==> flow/design.v <==
module B2BCD_IP #(parameter WIDTH = 4, parameter DIGIT = 2) (
    Binary_code,
    BCD_code
);
input  [WIDTH-1:0]   Binary_code;
output [DIGIT*4-1:0] BCD_code;
parameter W = WIDTH - 3;
parameter D = DIGIT * 4;
genvar i, j;
integer m;
wire [D-1:0] Binary_code_temp;
assign Binary_code_temp = {{(D - WIDTH){1'b0}}, Binary_code};
assign BCD_code = loop_i[W - 1].BCD_temp;
reg [D-1:0] result;
generate
for(i = 0; i < W; i = i + 1) begin: loop_i
    reg [3:0] result [0:5];
    reg [D-1:0] BCD_temp;
    case(i)
    0: begin
        for(j = 0; j <= i / 3; j = j + 1) begin
            always@ (*) begin
                case(Binary_code_temp[WIDTH - i + j * 4 -: 4])
                0: result[j] = 0;
                1: result[j] = 1;
                2: result[j] = 2;
                3: result[j] = 3;
                4: result[j] = 4;
                5: result[j] = 8;
                6: result[j] = 9;
                7: result[j] = 10;
                8: result[j] = 11;
                9: result[j] = 12;
                default: result[j] = 0;
                endcase
            end
        end
    end
    default: begin  
        for(j = 0; j <= i / 3; j = j + 1) begin
            always@ (*) begin
                case(loop_i[i - 1].BCD_temp[WIDTH - i + j * 4 -: 4])
                0: result[j] = 0;
                1: result[j] = 1;
                2: result[j] = 2;
                3: result[j] = 3;
                4: result[j] = 4;
                5: result[j] = 8;
                6: result[j] = 9;
                7: result[j] = 10;
                8: result[j] = 11;
                9: result[j] = 12;
                default: result[j] = 0;
                endcase
            end
        end
    end
    endcase
    case(i)
    0: begin
        always@ (*) begin
            BCD_temp = Binary_code_temp;
            for(m = 0; m <= i / 3; m = m + 1) begin
                BCD_temp[WIDTH - i + m * 4 -: 4] = result[m];
            end
        end
    end
    default: begin
        always@ (*) begin
            BCD_temp = loop_i[i - 1].BCD_temp;
            for(m = 0; m <= i / 3; m = m + 1) begin
                BCD_temp[WIDTH - i + m * 4 -: 4] = result[m];
            end
        end
    end
    endcase
end
endgenerate
endmodule
module handle_binary(Binary_temp, BCD);
parameter WIDTH = 4;
parameter DIGIT = 2;
input [DIGIT * 4-1:0] Binary_temp;
output [DIGIT * 4-1:0] BCD;
reg [DIGIT * 4-1:0] BCD;
integer k;
always@ (*) begin
    BCD = 0;
    for (k = 0; k < WIDTH; k = k + 1) begin
        case(WIDTH)
        0, 1, 2, 3, 4: begin
            if (BCD[3:0] >= 5) BCD[3:0] = BCD[3:0] + 3;
            if (BCD[7:4] >= 5) BCD[7:4] = BCD[7:4] + 3;
            BCD = {BCD[DIGIT*4-2:0], Binary_temp[WIDTH - 1 - k]};	 
        end
        5, 6, 7, 8: begin
            if (BCD[3:0] >= 5) BCD[3:0] = BCD[3:0] + 3;
            if (BCD[7:4] >= 5) BCD[7:4] = BCD[7:4] + 3;
            BCD = {BCD[DIGIT*4-2:0], Binary_temp[WIDTH - 1 - k]};	 
        end
        9, 10, 11, 12: begin
            if (BCD[3:0] >= 5) BCD[3:0] = BCD[3:0] + 3;
            if (BCD[7:4] >= 5) BCD[7:4] = BCD[7:4] + 3;
            BCD = {BCD[DIGIT*4-2:0], Binary_temp[WIDTH - 1 - k]};	 
        end
        13, 14, 15, 16: begin
            if (BCD[3:0] >= 5) BCD[3:0] = BCD[3:0] + 3;
            if (BCD[7:4] >= 5) BCD[7:4] = BCD[7:4] + 3;
            BCD = {BCD[DIGIT*4-2:0], Binary_temp[WIDTH - 1 - k]};	 
        end
        17, 18, 19, 20: begin
            if (BCD[3:0] >= 5) BCD[3:0] = BCD[3:0] + 3;
            if (BCD[7:4] >= 5) BCD[7:4] = BCD[7:4] + 3;
            BCD = {BCD[DIGIT*4-2:0], Binary_temp[WIDTH - 1 - k]};	 
        end
        endcase
    end
end
endmodule
module UT_TOP (
    clk, rst_n, in_valid, in_time,
    out_valid, out_display, out_day
);
input clk, rst_n, in_valid;
input [30:0] in_time;
output reg out_valid;
output reg [3:0] out_display;
output reg [2:0] out_day;
parameter IDLE = 0;
parameter INPUT = 1;
parameter CAL = 2;
parameter OUTPUT = 3;
reg [1:0] next_state, current_state;
reg [4:0] count;
reg [4:0] four_year_span;
reg [1:0] leap_count;  
reg [30:0] in_time_reg;
reg [26:0] four_year;
reg [24:0] one_year;
reg [21:0] month;
reg [17:0] date;
reg [17:0] hour;
reg [5:0] minute;
reg [5:0] second;
reg [10:0] year_ip_in;
reg [3:0] month_ip_in;
reg [4:0] date_ip_in;
reg [4:0] hour_ip_in;
reg [5:0] minute_ip_in;
reg [5:0] second_ip_in;
reg [11:0] bin;
wire [15:0] bout;
reg [2:0] out_day_reg;  
reg [15:0] year_ip_out;
reg [7:0] month_ip_out, date_ip_out, hour_ip_out, minute_ip_out, second_ip_out;
always@ (posedge clk or negedge rst_n) begin
  if(!rst_n)
    current_state <= IDLE;
  else
    current_state <= next_state;
end
always@ (*) begin
    case(current_state)
    IDLE: begin
        if(in_valid)
            next_state = CAL;
        else
            next_state = IDLE;
    end
    CAL: begin
        if(count == 17)
            next_state = IDLE;
        else
            next_state = CAL;
    end
    default: next_state = current_state;
    endcase
end
B2BCD_IP #(.WIDTH(12), .DIGIT(4)) B0(.Binary_code(bin), .BCD_code(bout));
always@ (*) begin
    if(current_state == CAL) begin
        case(count - 1)
        2: bin = {1'b0, year_ip_in};
        3: bin = {8'b0, month_ip_in};
        4: bin = {7'b0, date_ip_in};
        5: bin = {7'b0, hour_ip_in};
        6: bin = {6'b0, minute_ip_in};
        7: bin = {6'b0, second_ip_in};
        default: bin = 0;
        endcase
    end
    else begin
        bin = 0;
    end
end
always@ (posedge clk or negedge rst_n) begin
    if(!rst_n) begin
        year_ip_out <= 0;
        month_ip_out <= 0;
        date_ip_out <= 0;
        hour_ip_out <= 0;
        minute_ip_out <= 0;
        second_ip_out <= 0;
    end
    else begin
        if(current_state == IDLE) begin
            year_ip_out <= 0;
            month_ip_out <= 0;
            date_ip_out <= 0;
            hour_ip_out <= 0;
            minute_ip_out <= 0;
            second_ip_out <= 0;
        end
        else if(current_state == CAL) begin
            case(count - 1)
            2: year_ip_out <= bout;
            3: month_ip_out <= bout[7:0];
            4: date_ip_out <= bout[7:0];
            5: hour_ip_out <= bout[7:0];
            6: minute_ip_out <= bout[7:0];
            7: second_ip_out <= bout[7:0];
            endcase
        end
    end
end
always@ (posedge clk or negedge rst_n) begin
    if(!rst_n) begin
        in_time_reg <= 0;
    end
    else begin
        if(in_valid) begin
            in_time_reg <= in_time;
        end
        else if(current_state == CAL) begin
            in_time_reg <= in_time_reg;
        end
    end
end
always@ (posedge clk or negedge rst_n) begin
    if(!rst_n) begin
        count <= 0;
    end
    else begin
        if(current_state == IDLE) begin
            count <= 0;
        end
        else if(current_state == CAL) begin
            count <= count + 1;
        end
        else begin
            count <= count;
        end
    end
end
always@ (posedge clk or negedge rst_n) begin
    if(!rst_n) begin
        four_year_span <= 0;
    end
    else begin
        if(current_state == IDLE)
            four_year_span <= 0;
        else if(current_state == CAL) begin
            if(count == 0) begin
                if(in_time_reg >= 0 && in_time_reg < 126230400) four_year_span <= 0;
                else if(in_time_reg < 252460800)  four_year_span <= 1;
                else if(in_time_reg < 378691200)  four_year_span <= 2;
                else if(in_time_reg < 504921600)  four_year_span <= 3;
                else if(in_time_reg < 631152000)  four_year_span <= 4;
                else if(in_time_reg < 757382400)  four_year_span <= 5;
                else if(in_time_reg < 883612800)  four_year_span <= 6;
                else if(in_time_reg < 1009843200) four_year_span <= 7;
                else if(in_time_reg < 1136073600) four_year_span <= 8;
                else if(in_time_reg < 1262304000) four_year_span <= 9;
                else if(in_time_reg < 1388534400) four_year_span <= 10;
                else if(in_time_reg < 1514764800) four_year_span <= 11;
                else if(in_time_reg < 1640995200) four_year_span <= 12;
                else if(in_time_reg < 1767225600) four_year_span <= 13;
                else if(in_time_reg < 1893456000) four_year_span <= 14;
                else if(in_time_reg < 2019686400) four_year_span <= 15;
                else if(in_time_reg < 2145916800) four_year_span <= 16;
                else                              four_year_span <= 17;
            end
            else begin
                four_year_span <= four_year_span;
            end
        end
    end
end
always@ (posedge clk or negedge rst_n) begin
    if(!rst_n) begin
        four_year <= 0;
    end
    else begin
        if(current_state == IDLE)
            four_year <= 0;
        else if(current_state == CAL) begin
            if(in_time_reg >= 0 && in_time_reg < 126230400) four_year <= in_time_reg;
            else if(in_time_reg < 252460800)  four_year <= in_time_reg - 126230400;
            else if(in_time_reg < 378691200)  four_year <= in_time_reg - 252460800;
            else if(in_time_reg < 504921600)  four_year <= in_time_reg - 378691200;
            else if(in_time_reg < 631152000)  four_year <= in_time_reg - 504921600;
            else if(in_time_reg < 757382400)  four_year <= in_time_reg - 631152000;
            else if(in_time_reg < 883612800)  four_year <= in_time_reg - 757382400;
            else if(in_time_reg < 1009843200) four_year <= in_time_reg - 883612800;
            else if(in_time_reg < 1136073600) four_year <= in_time_reg - 1009843200;
            else if(in_time_reg < 1262304000) four_year <= in_time_reg - 1136073600;
            else if(in_time_reg < 1388534400) four_year <= in_time_reg - 1262304000;
            else if(in_time_reg < 1514764800) four_year <= in_time_reg - 1388534400;
            else if(in_time_reg < 1640995200) four_year <= in_time_reg - 1514764800;
            else if(in_time_reg < 1767225600) four_year <= in_time_reg - 1640995200;
            else if(in_time_reg < 1893456000) four_year <= in_time_reg - 1767225600;
            else if(in_time_reg < 2019686400) four_year <= in_time_reg - 1893456000;
            else if(in_time_reg < 2145916800) four_year <= in_time_reg - 2019686400;
            else                              four_year <= in_time_reg - 2145916800;
        end
    end
end
always@ (posedge clk or negedge rst_n) begin
    if(!rst_n) begin
        one_year <= 0;
    end
    else begin
        if(current_state == IDLE)
            one_year <= 0;
        else if(current_state == CAL) begin
            if(four_year >= 0 && four_year < 31536000)
                one_year <= four_year;
            else if(four_year < 63072000)
                one_year <= four_year - 31536000;
            else if(four_year < 94694400)
                one_year <= four_year - 63072000;
            else
                one_year <= four_year - 94694400;
        end
    end
end
always@ (posedge clk or negedge rst_n) begin
    if(!rst_n) begin
        leap_count <= 0;
    end
    else begin
        if(current_state == IDLE) begin
            leap_count <= 0;
        end
        else if (current_state == CAL) begin
            if(four_year >= 0 && four_year < 31536000)
                leap_count <= 0;
            else if(four_year < 63072000)
                leap_count <= 1;
            else if(four_year < 94694400)
                leap_count <= 2;
            else
                leap_count <= 3;
        end
    end
end
always@ (posedge clk) begin
    if(current_state == IDLE) begin
        year_ip_in <= 0;
    end
    else if(current_state == CAL) begin
        if(count == 2)
            year_ip_in <= 1970 + four_year_span * 4 + leap_count;
    end
end
always@ (posedge clk or negedge rst_n) begin
    if(!rst_n) begin
        month <= 0;
        month_ip_in <= 0;
    end
    else begin
        if(current_state == IDLE) begin
            month <= 0;
            month_ip_in <= 0;
        end
        else if(current_state == CAL) begin
            if(count == 2) begin
                if(leap_count == 2) begin  
                    if(one_year >= 0 && one_year < 2678400) begin 
                        month <= one_year;
                        month_ip_in <= 1;
                    end
                    else if(one_year < 5184000) begin 
                        month <= one_year - 2678400;
                        month_ip_in <= 2;
                    end
                    else if(one_year < 7862400) begin 
                        month <= one_year - 5184000;
                        month_ip_in <= 3;
                    end
                    else if(one_year < 10454400) begin 
                        month <= one_year - 7862400;
                        month_ip_in <= 4;
                    end
                    else if(one_year < 13132800) begin 
                        month <= one_year - 10454400;
                        month_ip_in <= 5;
                    end
                    else if(one_year < 15724800) begin 
                        month <= one_year - 13132800;
                        month_ip_in <= 6;
                    end
                    else if(one_year < 18403200) begin 
                        month <= one_year - 15724800;
                        month_ip_in <= 7;
                    end
                    else if(one_year < 21081600) begin 
                        month <= one_year - 18403200;
                        month_ip_in <= 8;
                    end
                    else if(one_year < 23673600) begin 
                        month <= one_year - 21081600;
                        month_ip_in <= 9;
                    end
                    else if(one_year < 26352000) begin 
                        month <= one_year - 23673600;
                        month_ip_in <= 10;
                    end
                    else if(one_year < 28944000) begin 
                        month <= one_year - 26352000;
                        month_ip_in <= 11;
                    end
                    else  begin 
                        month <= one_year - 28944000;
                        month_ip_in <= 12;
                    end
                end
                else begin  
                    if(one_year >= 0 && one_year < 2678400) begin 
                        month <= one_year;
                        month_ip_in <= 1;
                    end
                    else if(one_year < 5097600) begin 
                        month <= one_year - 2678400;
                        month_ip_in <= 2;
                    end
                    else if(one_year < 7776000) begin 
                        month <= one_year - 5097600;
                        month_ip_in <= 3;
                    end
                    else if(one_year < 10368000) begin 
                        month <= one_year - 7776000;
                        month_ip_in <= 4;
                    end
                    else if(one_year < 13046400) begin 
                        month <= one_year - 10368000;
                        month_ip_in <= 5;
                    end
                    else if(one_year < 15638400) begin 
                        month <= one_year - 13046400;
                        month_ip_in <= 6;
                    end
                    else if(one_year < 18316800) begin 
                        month <= one_year - 15638400;
                        month_ip_in <= 7;
                    end
                    else if(one_year < 20995200) begin 
                        month <= one_year - 18316800;
                        month_ip_in <= 8;
                    end
                    else if(one_year < 23587200) begin 
                        month <= one_year - 20995200;
                        month_ip_in <= 9;
                    end
                    else if(one_year < 26265600) begin 
                        month <= one_year - 23587200;
                        month_ip_in <= 10;
                    end
                    else if(one_year < 28857600) begin 
                        month <= one_year - 26265600;
                        month_ip_in <= 11;
                    end
                    else begin 
                        month <= one_year - 28857600;
                        month_ip_in <= 12;
                    end
                end
            end
        end
    end
end
always@ (posedge clk or negedge rst_n) begin
    if(!rst_n) begin
        date <= 0;
        date_ip_in <= 0;
    end
    else begin
        if(current_state == IDLE) begin
            date <= 0;
            date_ip_in <= 0;
        end
        else if(current_state == CAL) begin
            if(count == 3) begin
                if(month >= 0 && month < 86400) begin
                    date <= month;
                    date_ip_in <= 1;
                end
                else if(month < 172800) begin
                    date <= month - 86400;
                    date_ip_in <= 2;
                end
                else if(month < 259200) begin
                    date <= month - 172800;
                    date_ip_in <= 3;
                end
                else if(month < 345600) begin
                    date <= month - 259200;
                    date_ip_in <= 4;
                end
                else if(month < 432000) begin
                    date <= month - 345600;
                    date_ip_in <= 5;
                end
                else if(month < 518400) begin
                    date <= month - 432000;
                    date_ip_in <= 6;
                end
                else if(month < 604800) begin
                    date <= month - 518400;
                    date_ip_in <= 7;
                end
                else if(month < 691200) begin
                    date <= month - 604800;
                    date_ip_in <= 8;
                end
                else if(month < 777600) begin
                    date <= month - 691200;
                    date_ip_in <= 9;
                end
                else if(month < 864000) begin
                    date <= month - 777600;
                    date_ip_in <= 10;
                end
                else if(month < 950400) begin
                    date <= month - 864000;
                    date_ip_in <= 11;
                end
                else if(month < 1036800) begin
                    date <= month - 950400;
                    date_ip_in <= 12;
                end
                else if(month < 1123200) begin
                    date <= month - 1036800;
                    date_ip_in <= 13;
                end
                else if(month < 1209600) begin
                    date <= month - 1123200;
                    date_ip_in <= 14;
                end
                else if(month < 1296000) begin
                    date <= month - 1209600;
                    date_ip_in <= 15;
                end
                else if(month < 1382400) begin
                    date <= month - 1296000;
                    date_ip_in <= 16;
                end
                else if(month < 1468800) begin
                    date <= month - 1382400;
                    date_ip_in <= 17;
                end
                else if(month < 1555200) begin
                    date <= month - 1468800;
                    date_ip_in <= 18;
                end
                else if(month < 1641600) begin
                    date <= month - 1555200;
                    date_ip_in <= 19;
                end
                else if(month < 1728000) begin
                    date <= month - 1641600;
                    date_ip_in <= 20;
                end
                else if(month < 1814400) begin
                    date <= month - 1728000;
                    date_ip_in <= 21;
                end
                else if(month < 1900800) begin
                    date <= month - 1814400;
                    date_ip_in <= 22;
                end
                else if(month < 1987200) begin
                    date <= month - 1900800;
                    date_ip_in <= 23;
                end
                else if(month < 2073600) begin
                    date <= month - 1987200;
                    date_ip_in <= 24;
                end
                else if(month < 2160000) begin
                    date <= month - 2073600;
                    date_ip_in <= 25;
                end
                else if(month < 2246400) begin
                    date <= month - 2160000;
                    date_ip_in <= 26;
                end
                else if(month < 2332800) begin
                    date <= month - 2246400;
                    date_ip_in <= 27;
                end
                else if(month < 2419200) begin
                    date <= month - 2332800;
                    date_ip_in <= 28;
                end
                else if(month < 2505600) begin
                    date <= month - 2419200;
                    date_ip_in <= 29;
                end
                else if(month < 2592000) begin
                    date <= month - 2505600;
                    date_ip_in <= 30;
                end
                else begin
                    date <= month - 2592000;
                    date_ip_in <= 31;
                end
            end
        end
    end
end
always@ (posedge clk or negedge rst_n) begin
    if(!rst_n) begin
        hour <= 0;
        hour_ip_in <= 0;
    end
    else begin
        if(current_state == IDLE) begin
            hour <= 0;
            hour_ip_in <= 0;
        end
        else if(current_state == CAL) begin
            if(date >= 0 && date < 3600) begin
                hour <= date;
                hour_ip_in <= 0;
            end
            else if(date < 7200) begin
                hour <= date - 3600;
                hour_ip_in <= 1;
            end
            else if(date < 10800) begin
                hour <= date - 7200;
                hour_ip_in <= 2;
            end
            else if(date < 14400) begin
                hour <= date - 10800;
                hour_ip_in <= 3;
            end
            else if(date < 18000) begin
                hour <= date - 14400;
                hour_ip_in <= 4;
            end
            else if(date < 21600) begin
                hour <= date - 18000;
                hour_ip_in <= 5;
            end
            else if(date < 25200) begin
                hour <= date - 21600;
                hour_ip_in <= 6;
            end
            else if(date < 28800) begin
                hour <= date - 25200;
                hour_ip_in <= 7;
            end
            else if(date < 32400) begin
                hour <= date - 28800;
                hour_ip_in <= 8;
            end
            else if(date < 36000) begin
                hour <= date - 32400;
                hour_ip_in <= 9;
            end
            else if(date < 39600) begin
                hour <= date - 36000;
                hour_ip_in <= 10;
            end
            else if(date < 43200) begin
                hour <= date - 39600;
                hour_ip_in <= 11;
            end
            else if(date < 46800) begin
                hour <= date - 43200;
                hour_ip_in <= 12;
            end
            else if(date < 50400) begin
                hour <= date - 46800;
                hour_ip_in <= 13;
            end
            else if(date < 54000) begin
                hour <= date - 50400;
                hour_ip_in <= 14;
            end
            else if(date < 57600) begin
                hour <= date - 54000;
                hour_ip_in <= 15;
            end
            else if(date < 61200) begin
                hour <= date - 57600;
                hour_ip_in <= 16;
            end
            else if(date < 64800) begin
                hour <= date - 61200;
                hour_ip_in <= 17;
            end
            else if(date < 68400) begin
                hour <= date - 64800;
                hour_ip_in <= 18;
            end
            else if(date < 72000) begin
                hour <= date - 68400;
                hour_ip_in <= 19;
            end
            else if(date < 75600) begin
                hour <= date - 72000;
                hour_ip_in <= 20;
            end
            else if(date < 79200) begin
                hour <= date - 75600;
                hour_ip_in <= 21;
            end
            else if(date < 82800) begin
                hour <= date - 79200;
                hour_ip_in <= 22;
            end
            else begin
                hour <= date - 82800;
                hour_ip_in <= 23;
            end
        end
    end
end
always@ (posedge clk or negedge rst_n) begin
    if(!rst_n) begin
        minute_ip_in <= 0;
        second_ip_in <= 0;
    end
    else begin
        if(current_state == IDLE) begin
            minute_ip_in <= 0;
            second_ip_in <= 0;
        end
        else if(current_state == CAL) begin
            minute_ip_in <= hour / 'd60;
            second_ip_in <= hour % 'd60;
        end
    end
end
always@ (*) begin
    if(current_state == CAL) begin
        if(count == 4) begin
            if(month_ip_in == 1 || month_ip_in == 2) begin
                out_day_reg = (date_ip_in + (month_ip_in + 12) * 2 + 3 * (month_ip_in + 13) / 5 + (year_ip_in - 1) + (year_ip_in - 1) / 4) % 7;
            end
            else begin
                out_day_reg = (date_ip_in + month_ip_in * 2 + 3 * (month_ip_in + 1) / 5 + year_ip_in + year_ip_in / 4 ) % 7;
            end
        end
        else begin
            out_day_reg = 0;
        end
    end
    else begin
        out_day_reg = 0;
    end
end
always@ (posedge clk or negedge rst_n) begin
    if(!rst_n) begin
        out_valid <= 0;
    end
    else begin
        if(current_state == CAL) begin
            if(count >= 4 && count <= 17)
                out_valid <= 1;
            else
                out_valid <= 0;
        end
        else begin
            out_valid <= 0;
        end
    end
end
always@ (posedge clk or negedge rst_n) begin
    if(!rst_n) begin
        out_day <= 0;
    end
    else begin
        if(current_state == CAL) begin
            if(count == 4) begin
                out_day <= out_day_reg;
            end
            else begin
                out_day <= out_day;
            end
        end
        else begin
            out_day <= 0;
        end
    end
end
always@ (posedge clk or negedge rst_n) begin
    if(!rst_n) begin
        out_display <= 0;
    end
    else begin
        if(current_state == CAL) begin
            case(count)
            4: out_display <= year_ip_out[15:12];
            5: out_display <= year_ip_out[11:8];
            6: out_display <= year_ip_out[7:4];
            7: out_display <= year_ip_out[3:0];
            8: out_display <= month_ip_out[7:4];
            9: out_display <= month_ip_out[3:0];
            10: out_display <= date_ip_out[7:4];
            11: out_display <= date_ip_out[3:0];
            12: out_display <= hour_ip_out[7:4];
            13: out_display <= hour_ip_out[3:0];
            14: out_display <= minute_ip_out[7:4];
            15: out_display <= minute_ip_out[3:0];
            16: out_display <= second_ip_out[7:4];
            17: out_display <= second_ip_out[3:0];
            default: out_display <= 0;
            endcase
        end
        else begin
            out_display <= 0;
        end
    end
end
endmodule
# [From RTL to reports: UT_TOP]
# Tool output for the design above before and after an edit, in the order of the flow.
# Lines under "orig" count in the file above, lines under "edited" in the edited file.
# "change": "edited" minus "orig" as printed here. "rel_change_pct": 100 x difference / "orig".
# Cell names lack the library's common part.
# The mark -- stands for no value.
[setup] top_module="UT_TOP" clock_port="clk" library="sky130hd" lib_corner="tt_025C_1v80"

# [The edit]
# Unified diff, file above to edited file.
# A script made this edit. It changes what the design does and was not meant as an optimisation.
# begin of diff
@@ -818,5 +818,4 @@
             15: out_display <= minute_ip_out[3:0];
             16: out_display <= second_ip_out[7:4];
-            17: out_display <= second_ip_out[3:0];
             default: out_display <= 0;
             endcase
# end of diff

# [Elaborated design]
# Source: Yosys, flattened and elaborated. Widths are those after wreduce. Registers that Yosys merges into a memory's read port (data or address) are not register bits. Print and check cells do not count. Equal cells are merged and count once.
# Yosys's memory passes give these memory sizes; they may raise the number of words (mostly to a power of two), join words into wider ones and drop unused or constant bits.
[word_totals] element="regBits" orig=256 edited=256 change=0 rel_change_pct=0.00
[word_totals] element="mem_bits_ro" orig=1152 edited=1152 change=0 rel_change_pct=0.00
[word_totals] element="mem_count" orig=18 edited=18 change=0 rel_change_pct=0.00
[word_totals] element="input_bits" orig=34 edited=34 change=0 rel_change_pct=0.00
[word_totals] element="output_inout_bits" orig=8 edited=8 change=0 rel_change_pct=0.00
[word_totals] element="word_cells" orig=571 edited=571 change=0 rel_change_pct=0.00
[memory_table] element="memory_list" orig="16 x 4 bit 1R0W; 16 x 4 bit 1R0W; 16 x 4 bit 1R0W; 16 x 4 bit 1R0W; 16 x 4 bit 1R0W; 16 x 4 bit 1R0W; [+12]" edited="16 x 4 bit 1R0W; 16 x 4 bit 1R0W; 16 x 4 bit 1R0W; 16 x 4 bit 1R0W; 16 x 4 bit 1R0W; 16 x 4 bit 1R0W; [+12]"
# A list marked [+n] leaves out that many cells.
[op_classes] element="addsub" orig=110 edited=110 change=0 rel_change_pct=0.00
[op_classes] element="multipliers" orig=2 edited=2 change=0 rel_change_pct=0.00
[op_classes] element="div_mod_pow" orig=6 edited=6 change=0 rel_change_pct=0.00
[op_classes] element="n_cmp" orig=101 edited=101 change=0 rel_change_pct=0.00
[op_classes] element="eq_ne" orig=27 edited=27 change=0 rel_change_pct=0.00
[op_classes] element="n_mux" orig=253 edited=253 change=0 rel_change_pct=0.00
[op_classes] element="reduce_and_logical" orig=29 edited=29 change=0 rel_change_pct=0.00
[op_table] op="4-bit parallel mux with 14-bit select" orig=1 edited=0 change=-1 rel_change_pct=-100.00
[op_table] op="4-bit parallel mux with 13-bit select" orig=0 edited=1 change=1
[op_table] op="18-bit two-way mux" orig=58 edited=58 change=0 rel_change_pct=0.00
[op_table] op="5-bit two-way mux" orig=57 edited=57 change=0 rel_change_pct=0.00
[op_table] op="4-bit two-way mux" orig=27 edited=27 change=0 rel_change_pct=0.00
[op_table] op="22-bit two-way mux" orig=26 edited=26 change=0 rel_change_pct=0.00
[op_table] op="18-bit subtractor (second input constant)" orig=20 edited=20 change=0 rel_change_pct=0.00
[op_table] op="27-bit two-way mux" orig=19 edited=19 change=0 rel_change_pct=0.00
[op_table] op="3-bit two-way mux" orig=19 edited=19 change=0 rel_change_pct=0.00
[op_table] op="8-bit two-way mux" orig=15 edited=15 change=0 rel_change_pct=0.00
[op_table] op="18-bit by 17-bit subtractor with 18-bit output (second input constant)" orig=13 edited=13 change=0 rel_change_pct=0.00
[op_table] op="22-bit by 21-bit less-than comparator with 1-bit output (second input constant)" orig=12 edited=12 change=0 rel_change_pct=0.00
[op_table] op="18-bit by 16-bit subtractor with 18-bit output (second input constant)" orig=11 edited=11 change=0 rel_change_pct=0.00
[op_table] op="25-bit less-than comparator (second input constant)" orig=10 edited=10 change=0 rel_change_pct=0.00
[op_table] op="2-bit two-way mux" orig=10 edited=10 change=0 rel_change_pct=0.00
[op_table] op="2-bit AND reduction" orig=10 edited=10 change=0 rel_change_pct=0.00
[op_table] op="2-bit nonzero test" orig=10 edited=10 change=0 rel_change_pct=0.00
[op_table] op="18-bit by 16-bit less-than comparator with 1-bit output (second input constant)" orig=9 edited=9 change=0 rel_change_pct=0.00
[op_table] op="31-bit less-than comparator (second input constant)" orig=9 edited=9 change=0 rel_change_pct=0.00
[op_table] op="22-bit subtractor (second input constant)" orig=9 edited=9 change=0 rel_change_pct=0.00
[op_table] op="27-bit subtractor (second input constant)" orig=9 edited=9 change=0 rel_change_pct=0.00
[op_table] op="5-bit by 4-bit == test with 1-bit output (second input constant)" orig=8 edited=8 change=0 rel_change_pct=0.00
[op_table] op="1-bit logical AND" orig=6 edited=6 change=0 rel_change_pct=0.00
[op_table] op="22-bit by 20-bit less-than comparator with 1-bit output (second input constant)" orig=6 edited=6 change=0 rel_change_pct=0.00
[op_table] op="22-bit less-than comparator (second input constant)" orig=6 edited=6 change=0 rel_change_pct=0.00
[op_table] op="25-bit by 24-bit less-than comparator with 1-bit output (second input constant)" orig=6 edited=6 change=0 rel_change_pct=0.00
[op_table] op="1-bit two-way mux" orig=6 edited=6 change=0 rel_change_pct=0.00
[op_table] op="22-bit by 21-bit subtractor with 22-bit output (second input constant)" orig=6 edited=6 change=0 rel_change_pct=0.00
# The list need not be complete.

# [Longest topological paths]
# Longest topological path by Yosys (ltp), each cell counted once; first at word level (registers and memories cut), then after technology mapping (sequential cells cut; the memories' decode and read muxes count).
[depth] element="word_depth" orig=34 edited=34 change=0 rel_change_pct=0.00
[depth] element="abc_area" orig="0" edited="0"
[depth] element="depth_mapped" orig=78 edited=74 change=-4 rel_change_pct=-5.13
[depth] element="depth_no_buf" orig=72 edited=71 change=-1 rel_change_pct=-1.39

# [Mapped cells and area]
# The flow's flattened synthesis, as Yosys stat reports it; memories are mapped. The netlist is that of the ABC_AREA named above (0 if unset); the other value can give another one.
[types] cell_type="nand2_1" orig=836 edited=762 change=-74 rel_change_pct=-8.85
[types] cell_type="nand3_1" orig=184 edited=221 change=37 rel_change_pct=20.11
[types] cell_type="o21ai_0" orig=536 edited=504 change=-32 rel_change_pct=-5.97
[types] cell_type="a21oi_1" orig=682 edited=654 change=-28 rel_change_pct=-4.11
[types] cell_type="nor2_1" orig=676 edited=700 change=24 rel_change_pct=3.55
[types] cell_type="clkbuf_1" orig=502 edited=478 change=-24 rel_change_pct=-4.78
[types] cell_type="mux2i_1" orig=76 edited=55 change=-21 rel_change_pct=-27.63
[types] cell_type="o221ai_1" orig=51 edited=71 change=20 rel_change_pct=39.22
[types] cell_type="xor2_1" orig=57 edited=40 change=-17 rel_change_pct=-29.82
[types] cell_type="a211o_1" orig=12 edited=29 change=17 rel_change_pct=141.67
[types] cell_type="inv_1" orig=147 edited=163 change=16 rel_change_pct=10.88
[types] cell_type="o311a_1" orig=5 edited=21 change=16 rel_change_pct=320.00
[types] cell_type="a22oi_1" orig=29 edited=44 change=15 rel_change_pct=51.72
[types] cell_type="o311ai_0" orig=42 edited=30 change=-12 rel_change_pct=-28.57
[types] cell_type="nand4_1" orig=33 edited=22 change=-11 rel_change_pct=-33.33
[types] cell_type="nor3b_1" orig=25 edited=14 change=-11 rel_change_pct=-44.00
[types] cell_type="a211oi_1" orig=184 edited=174 change=-10 rel_change_pct=-5.43
[types] cell_type="xnor2_1" orig=133 edited=123 change=-10 rel_change_pct=-7.52
# The list need not be complete.
[synth_totals] element="stdcells" orig=6260 edited=6134 change=-126 rel_change_pct=-2.01
[synth_totals] element="area_um2" orig=41222.0 edited=40533.9 change=-688.1 rel_change_pct=-1.67
[synth_totals] element="seqArea_um2" orig=6302.3 edited=6202.2 change=-100.1 rel_change_pct=-1.59
[synth_totals] element="flip_flops" orig=254 edited=250 change=-4 rel_change_pct=-1.57
[synth_totals] element="buf_cells" orig=554 edited=533 change=-21 rel_change_pct=-3.79
# By module: a second synthesis without flattening, with its own total; a netlist apart from the flattened one above.
[unflattened] element="cells_unflattened" orig=6333 edited=6289 change=-44 rel_change_pct=-0.69
[unflattened] element="area_unflattened_um2" orig=42051.6 edited=41629.9 change=-421.7 rel_change_pct=-1.00
# Rows give one instance, submodules left out.
[modules_orig] module="UT_TOP" n_inst=1 n_cells=5992 area_um2=39899.5 mod_seq_area_um2=6352.3
[modules_orig] module="B2BCD_IP" n_inst=1 n_cells=341 area_um2=2152.1 mod_seq_area_um2=0.0
[modules_edited] module="UT_TOP" n_inst=1 n_cells=5948 area_um2=39477.9 mod_seq_area_um2=6252.2
[modules_edited] module="B2BCD_IP" n_inst=1 n_cells=341 area_um2=2152.1 mod_seq_area_um2=0.0

# [Worst setup path after synthesis]
# Path of least setup slack by OpenSTA after synthesis, without wires, with an ideal clock, recovery checks aside; 20% of the period is set as input and as output delay. Where synthesis merged equal registers, the netlist keeps one of their names.
[synth_path] element="kind" orig="flip-flop to flip-flop" edited="flip-flop to flip-flop"
[synth_path] element="startpoint" orig="register month_ip_in[0]" edited="register month_ip_in[0]"
[synth_path] element="endpoint" orig="register out_day[0]" edited="register out_day[0]"
[synth_path] element="tclk_ns" orig=20.0 edited=20.0 change=0.0 rel_change_pct=0.00
[synth_path] element="setup_time_ns" orig=0.131 edited=0.082 change=-0.049
[synth_path] element="launch_ns" orig=0.000 edited=0.000 change=0.000
[synth_path] element="arrival_ns" orig=14.856 edited=14.602 change=-0.254 rel_change_pct=-1.71
[synth_path] element="t_required_ns" orig=19.869 edited=19.918 change=0.049 rel_change_pct=0.25
[synth_path] element="path_slack_ns" orig=5.013 edited=5.316 change=0.303
[synth_path] element="delay_ns" orig=14.987 edited=14.684 change=-0.303 rel_change_pct=-2.02
[synth_path] element="stages" orig=72 edited=68 change=-4 rel_change_pct=-5.56
[synth_path] element="n_path_buf" orig=4 edited=2 change=-2 rel_change_pct=-50.00
[synth_path] element="synth_period_reached_ns" orig=14.987 edited=14.684 change=-0.303 rel_change_pct=-2.02
# "delay_ns" = arrival - input delay + setup time.
# "stages" counts driving pins, that of a launching flip-flop among them; a cell with two outputs on the path counts twice.
# "synth_period_reached_ns" = period - worst setup slack (recovery checks aside). The figure is calculated, with input and output delays left at 20% of the set period.
# Between the ends stands the longest chain of elaborated cells between them, by number of cells; it is not shown to be the way that was timed. Of several equally long chains one is given.
# Each line given opens the expression or statement behind the cell; cells for indexed reads and writes are added by Yosys, which also makes memories of some case tables.
# A register here has more assigning lines than the two given.
[synth_between_orig] cell_sequence="dfrtp_1 > ha_1 > xor2_1 > inv_1 > fa_1 > inv_1 > a21oi_1 > nor2_1 > nor3_1 > a21oi_1 > nor2_1 > a21oi_1 > nand2_1 > ha_1 > nor2b_1 > nand2_1 > a21oi_1 > nor3_1 > [36 not listed] > o31ai_1 > nand3_1 > a311o_1 > maj3_2 > o2bb2ai_2 > buf_6 > o2111a_1 > a211oi_2 > ha_1 > nand3_1 > mux2i_1 > nor2_1 > o21ai_0 > ha_1 > a31oi_4 > xnor2_1 > mux2i_1 > nor2_1" elab_chain_cells=10 cone_cells=23 cone_lines=5 cone_classes="add/sub (11); mul (2); div (4); eq/ne (2); mux (3); reduce/logical (1)"
[synth_lines_orig] element="start, declared" line=146 text="reg [3:0] month_ip_in;"
[synth_lines_orig] element="start, assigned" line=369 text="month_ip_in <= 0;"
[synth_lines_orig] element="start, assigned" line=374 text="month_ip_in <= 0;"
[synth_lines_orig] element="4-bit by 1-bit adder with 5-bit output" line=755 text="out_day_reg = (date_ip_in + month_ip_in * 2 + 3 * (month_ip_in + 1) / 5 + year_ip_in + year_ip_in / 4 ) % 7;"
[synth_lines_orig] element="2-bit by 5-bit multiplier with 7-bit output" line=755
[synth_lines_orig] element="32-bit by 3-bit divider with 32-bit output" line=755
[synth_lines_orig] element="6-bit by 32-bit adder with 32-bit output" line=755
[synth_lines_orig] element="32-bit by 11-bit adder with 32-bit output" line=755
[synth_lines_orig] element="32-bit by 9-bit adder with 32-bit output" line=755
[synth_lines_orig] element="32-bit by 3-bit modulo with 32-bit output" line=755
[synth_lines_orig] element="3-bit two-way mux" line=751 text="if(month_ip_in == 1 || month_ip_in == 2) begin"
[synth_lines_orig] element="3-bit two-way mux" line=788 text="if(count == 4) begin"
[synth_lines_orig] element="3-bit two-way mux" line=787 text="if(current_state == CAL) begin"
[synth_lines_orig] element="end, assigned" line=789 text="out_day <= out_day_reg;"
[synth_lines_orig] element="end, assigned" line=792 text="out_day <= out_day;"
[synth_lines_orig] element="end, declared" line=128 text="output reg [2:0] out_day;"
[synth_between_edited] cell_sequence="dfrtp_1 > inv_1 > ha_1 > inv_1 > ha_1 > a21o_1 > a21o_1 > xor2_1 > nand2_1 > o21ai_1 > nor2_1 > inv_1 > ha_1 > nand2b_1 > o21ai_0 > nand2_1 > nand2_1 > a21oi_1 > [32 not listed] > buf_6 > xnor2_2 > o221a_4 > and4_1 > a211oi_2 > o21ai_2 > o211a_1 > or3_4 > ha_1 > nand2_1 > a211o_1 > a21boi_1 > or3_4 > mux2i_1 > ha_1 > o2111ai_2 > a21o_1 > a31oi_1" elab_chain_cells=10 cone_cells=23 cone_lines=5 cone_classes="add/sub (11); mul (2); div (4); eq/ne (2); mux (3); reduce/logical (1)"
[synth_lines_edited] element="start, declared" line=146 text="reg [3:0] month_ip_in;"
[synth_lines_edited] element="start, assigned" line=369 text="month_ip_in <= 0;"
[synth_lines_edited] element="start, assigned" line=374 text="month_ip_in <= 0;"
[synth_lines_edited] element="4-bit by 1-bit adder with 5-bit output" line=755 text="out_day_reg = (date_ip_in + month_ip_in * 2 + 3 * (month_ip_in + 1) / 5 + year_ip_in + year_ip_in / 4 ) % 7;"
[synth_lines_edited] element="2-bit by 5-bit multiplier with 7-bit output" line=755
[synth_lines_edited] element="32-bit by 3-bit divider with 32-bit output" line=755
[synth_lines_edited] element="6-bit by 32-bit adder with 32-bit output" line=755
[synth_lines_edited] element="32-bit by 11-bit adder with 32-bit output" line=755
[synth_lines_edited] element="32-bit by 9-bit adder with 32-bit output" line=755
[synth_lines_edited] element="32-bit by 3-bit modulo with 32-bit output" line=755
[synth_lines_edited] element="3-bit two-way mux" line=751 text="if(month_ip_in == 1 || month_ip_in == 2) begin"
[synth_lines_edited] element="3-bit two-way mux" line=788 text="if(count == 4) begin"
[synth_lines_edited] element="3-bit two-way mux" line=787 text="if(current_state == CAL) begin"
[synth_lines_edited] element="end, assigned" line=789 text="out_day <= out_day_reg;"
[synth_lines_edited] element="end, assigned" line=792 text="out_day <= out_day;"
[synth_lines_edited] element="end, declared" line=128 text="output reg [2:0] out_day;"

# [Path in the finished layout]
# From the final timing report of the runs of pair 1: the path of least setup slack in the routed layout; clock arrival at registers is part of the times.
[layout_path] element="kind" orig="flip-flop to flip-flop" edited="flip-flop to flip-flop"
[layout_path] element="startpoint" orig="register month_ip_in[0]" edited="register month_ip_in[0]"
[layout_path] element="endpoint" orig="register out_day[0]" edited="register out_day[0]"
[layout_path] element="tclk_ns" orig=20.0 edited=20.0 change=0.0 rel_change_pct=0.00
[layout_path] element="setup_time_ns" orig=0.13 edited=0.07 change=-0.06
[layout_path] element="launch_ns" orig=0.57 edited=0.61 change=0.04 rel_change_pct=7.02
[layout_path] element="arrival_ns" orig=18.42 edited=17.63 change=-0.79 rel_change_pct=-4.29
[layout_path] element="t_required_ns" orig=20.45 edited=20.54 change=0.09 rel_change_pct=0.44
[layout_path] element="path_slack_ns" orig=2.03 edited=2.91 change=0.88
[layout_path] element="stages" orig=70 edited=68 change=-2 rel_change_pct=-2.86
[layout_path] element="n_path_buf" orig=0 edited=0 change=0
# Between the ends stands the longest chain of elaborated cells between them, by number of cells; it is not shown to be the way that was timed. Of several equally long chains one is given.
# A register here has more assigning lines than the two given.
[layout_between_orig] cell_sequence="dfrtp_1 > ha_1 > xor2_1 > inv_1 > fa_1 > inv_1 > a21oi_1 > nor2_1 > nor3_1 > a21oi_1 > nor2_1 > a21oi_1 > nand2_1 > ha_1 > nor2b_1 > nand2_1 > a21oi_1 > nor3_1 > [34 not listed] > a21oi_1 > o311a_1 > o31a_1 > o211ai_1 > a32oi_1 > o221ai_1 > a22o_1 > a211oi_2 > ha_1 > nand3_1 > mux2i_1 > nor2_1 > o21ai_0 > ha_1 > a31oi_4 > xnor2_1 > mux2i_1 > nor2_1" elab_chain_cells=10 cone_cells=23 cone_lines=5 cone_classes="add/sub (11); mul (2); div (4); eq/ne (2); mux (3); reduce/logical (1)"
[layout_lines_orig] element="start, declared" line=146 text="reg [3:0] month_ip_in;"
[layout_lines_orig] element="start, assigned" line=369 text="month_ip_in <= 0;"
[layout_lines_orig] element="start, assigned" line=374 text="month_ip_in <= 0;"
[layout_lines_orig] element="4-bit by 1-bit adder with 5-bit output" line=755 text="out_day_reg = (date_ip_in + month_ip_in * 2 + 3 * (month_ip_in + 1) / 5 + year_ip_in + year_ip_in / 4 ) % 7;"
[layout_lines_orig] element="2-bit by 5-bit multiplier with 7-bit output" line=755
[layout_lines_orig] element="32-bit by 3-bit divider with 32-bit output" line=755
[layout_lines_orig] element="6-bit by 32-bit adder with 32-bit output" line=755
[layout_lines_orig] element="32-bit by 11-bit adder with 32-bit output" line=755
[layout_lines_orig] element="32-bit by 9-bit adder with 32-bit output" line=755
[layout_lines_orig] element="32-bit by 3-bit modulo with 32-bit output" line=755
[layout_lines_orig] element="3-bit two-way mux" line=751 text="if(month_ip_in == 1 || month_ip_in == 2) begin"
[layout_lines_orig] element="3-bit two-way mux" line=788 text="if(count == 4) begin"
[layout_lines_orig] element="3-bit two-way mux" line=787 text="if(current_state == CAL) begin"
[layout_lines_orig] element="end, assigned" line=789 text="out_day <= out_day_reg;"
[layout_lines_orig] element="end, assigned" line=792 text="out_day <= out_day;"
[layout_lines_orig] element="end, declared" line=128 text="output reg [2:0] out_day;"
[layout_between_edited] cell_sequence="dfrtp_1 > ha_1 > xor2_1 > inv_1 > fa_1 > inv_1 > a21oi_1 > nor2_1 > nor3_1 > a21oi_1 > o21ai_1 > nor2_1 > inv_1 > ha_1 > nand2b_1 > o21ai_0 > nand2_1 > nand2_1 > [32 not listed] > a221o_1 > o211ai_1 > a211oi_1 > a21bo_2 > a21oi_1 > nor3_2 > o211a_1 > or3_4 > ha_1 > nand2_1 > a211o_1 > a21boi_1 > or3_4 > mux2i_1 > ha_1 > o2111ai_2 > a21o_1 > a31oi_1" elab_chain_cells=10 cone_cells=23 cone_lines=5 cone_classes="add/sub (11); mul (2); div (4); eq/ne (2); mux (3); reduce/logical (1)"
[layout_lines_edited] element="start, declared" line=146 text="reg [3:0] month_ip_in;"
[layout_lines_edited] element="start, assigned" line=369 text="month_ip_in <= 0;"
[layout_lines_edited] element="start, assigned" line=374 text="month_ip_in <= 0;"
[layout_lines_edited] element="4-bit by 1-bit adder with 5-bit output" line=755 text="out_day_reg = (date_ip_in + month_ip_in * 2 + 3 * (month_ip_in + 1) / 5 + year_ip_in + year_ip_in / 4 ) % 7;"
[layout_lines_edited] element="2-bit by 5-bit multiplier with 7-bit output" line=755
[layout_lines_edited] element="32-bit by 3-bit divider with 32-bit output" line=755
[layout_lines_edited] element="6-bit by 32-bit adder with 32-bit output" line=755
[layout_lines_edited] element="32-bit by 11-bit adder with 32-bit output" line=755
[layout_lines_edited] element="32-bit by 9-bit adder with 32-bit output" line=755
[layout_lines_edited] element="32-bit by 3-bit modulo with 32-bit output" line=755
[layout_lines_edited] element="3-bit two-way mux" line=751 text="if(month_ip_in == 1 || month_ip_in == 2) begin"
[layout_lines_edited] element="3-bit two-way mux" line=788 text="if(count == 4) begin"
[layout_lines_edited] element="3-bit two-way mux" line=787 text="if(current_state == CAL) begin"
[layout_lines_edited] element="end, assigned" line=789 text="out_day <= out_day_reg;"
[layout_lines_edited] element="end, assigned" line=792 text="out_day <= out_day;"
[layout_lines_edited] element="end, declared" line=128 text="output reg [2:0] out_day;"

# [Measured runs]
# Runs of the flow (Yosys, OpenROAD) on both versions; the two runs of a pair have the same settings. The constraints put input and output delay at 20% of the set period each and load the outputs with 0.01 pF.
[flow_settings_pair_1] period_ns=20.0 CAP_MARGIN=20 CORE_MARGIN=2 CORE_UTILIZATION=40 SLEW_MARGIN=20
[results_pair_1] element="post_synth_area_um2" orig=41222.0 edited=40533.9 change=-688.1 rel_change_pct=-1.67
[results_pair_1] element="die_footprint_um2" orig=105638.0 edited=103897.0 change=-1741.0 rel_change_pct=-1.65
[results_pair_1] element="utilization_pct" orig=42.8 edited=42.7 change=-0.1
[results_pair_1] element="final_setup_ws_ns" orig=2.025 edited=2.906 change=0.881
[results_pair_1] element="total_negative_slack_ns" orig=0.000 edited=0.000 change=0.000
[results_pair_1] element="fin_hold_ws_ns" orig=0.489 edited=0.480 change=-0.009
[results_pair_1] element="period_reached_ns" orig=17.975 edited=17.094 change=-0.881 rel_change_pct=-4.90
[flow_settings_pair_2] CORE_ASPECT_RATIO=1.15 CORE_UTILIZATION=18 CTS_CLUSTER_DIAMETER=168 GPL_ROUTABILITY_DRIVEN=1 PLACE_DENSITY_LB_ADDON=0.28 SETUP_SLACK_MARGIN=-2.0 TNS_END_PERCENT=50 period_ns=21.0 CAP_MARGIN=20 CORE_MARGIN=2 SLEW_MARGIN=20
[results_pair_2] element="post_synth_area_um2" orig=41222.0 edited=40533.9 change=-688.1 rel_change_pct=-1.67
[results_pair_2] element="die_footprint_um2" orig=232865.0 edited=229008.0 change=-3857.0 rel_change_pct=-1.66
[results_pair_2] element="utilization_pct" orig=20.1 edited=20.2 change=0.1
[results_pair_2] element="final_setup_ws_ns" orig=2.949 edited=3.694 change=0.745
[results_pair_2] element="total_negative_slack_ns" orig=0.000 edited=0.000 change=0.000
[results_pair_2] element="fin_hold_ws_ns" orig=0.475 edited=0.485 change=0.010
[results_pair_2] element="period_reached_ns" orig=18.051 edited=17.306 change=-0.745 rel_change_pct=-4.13
# "period_reached_ns": clock period set for the run, less the worst setup slack. It is reckoned from that one timing run; input and output delays stay at 20% of the period that was set.
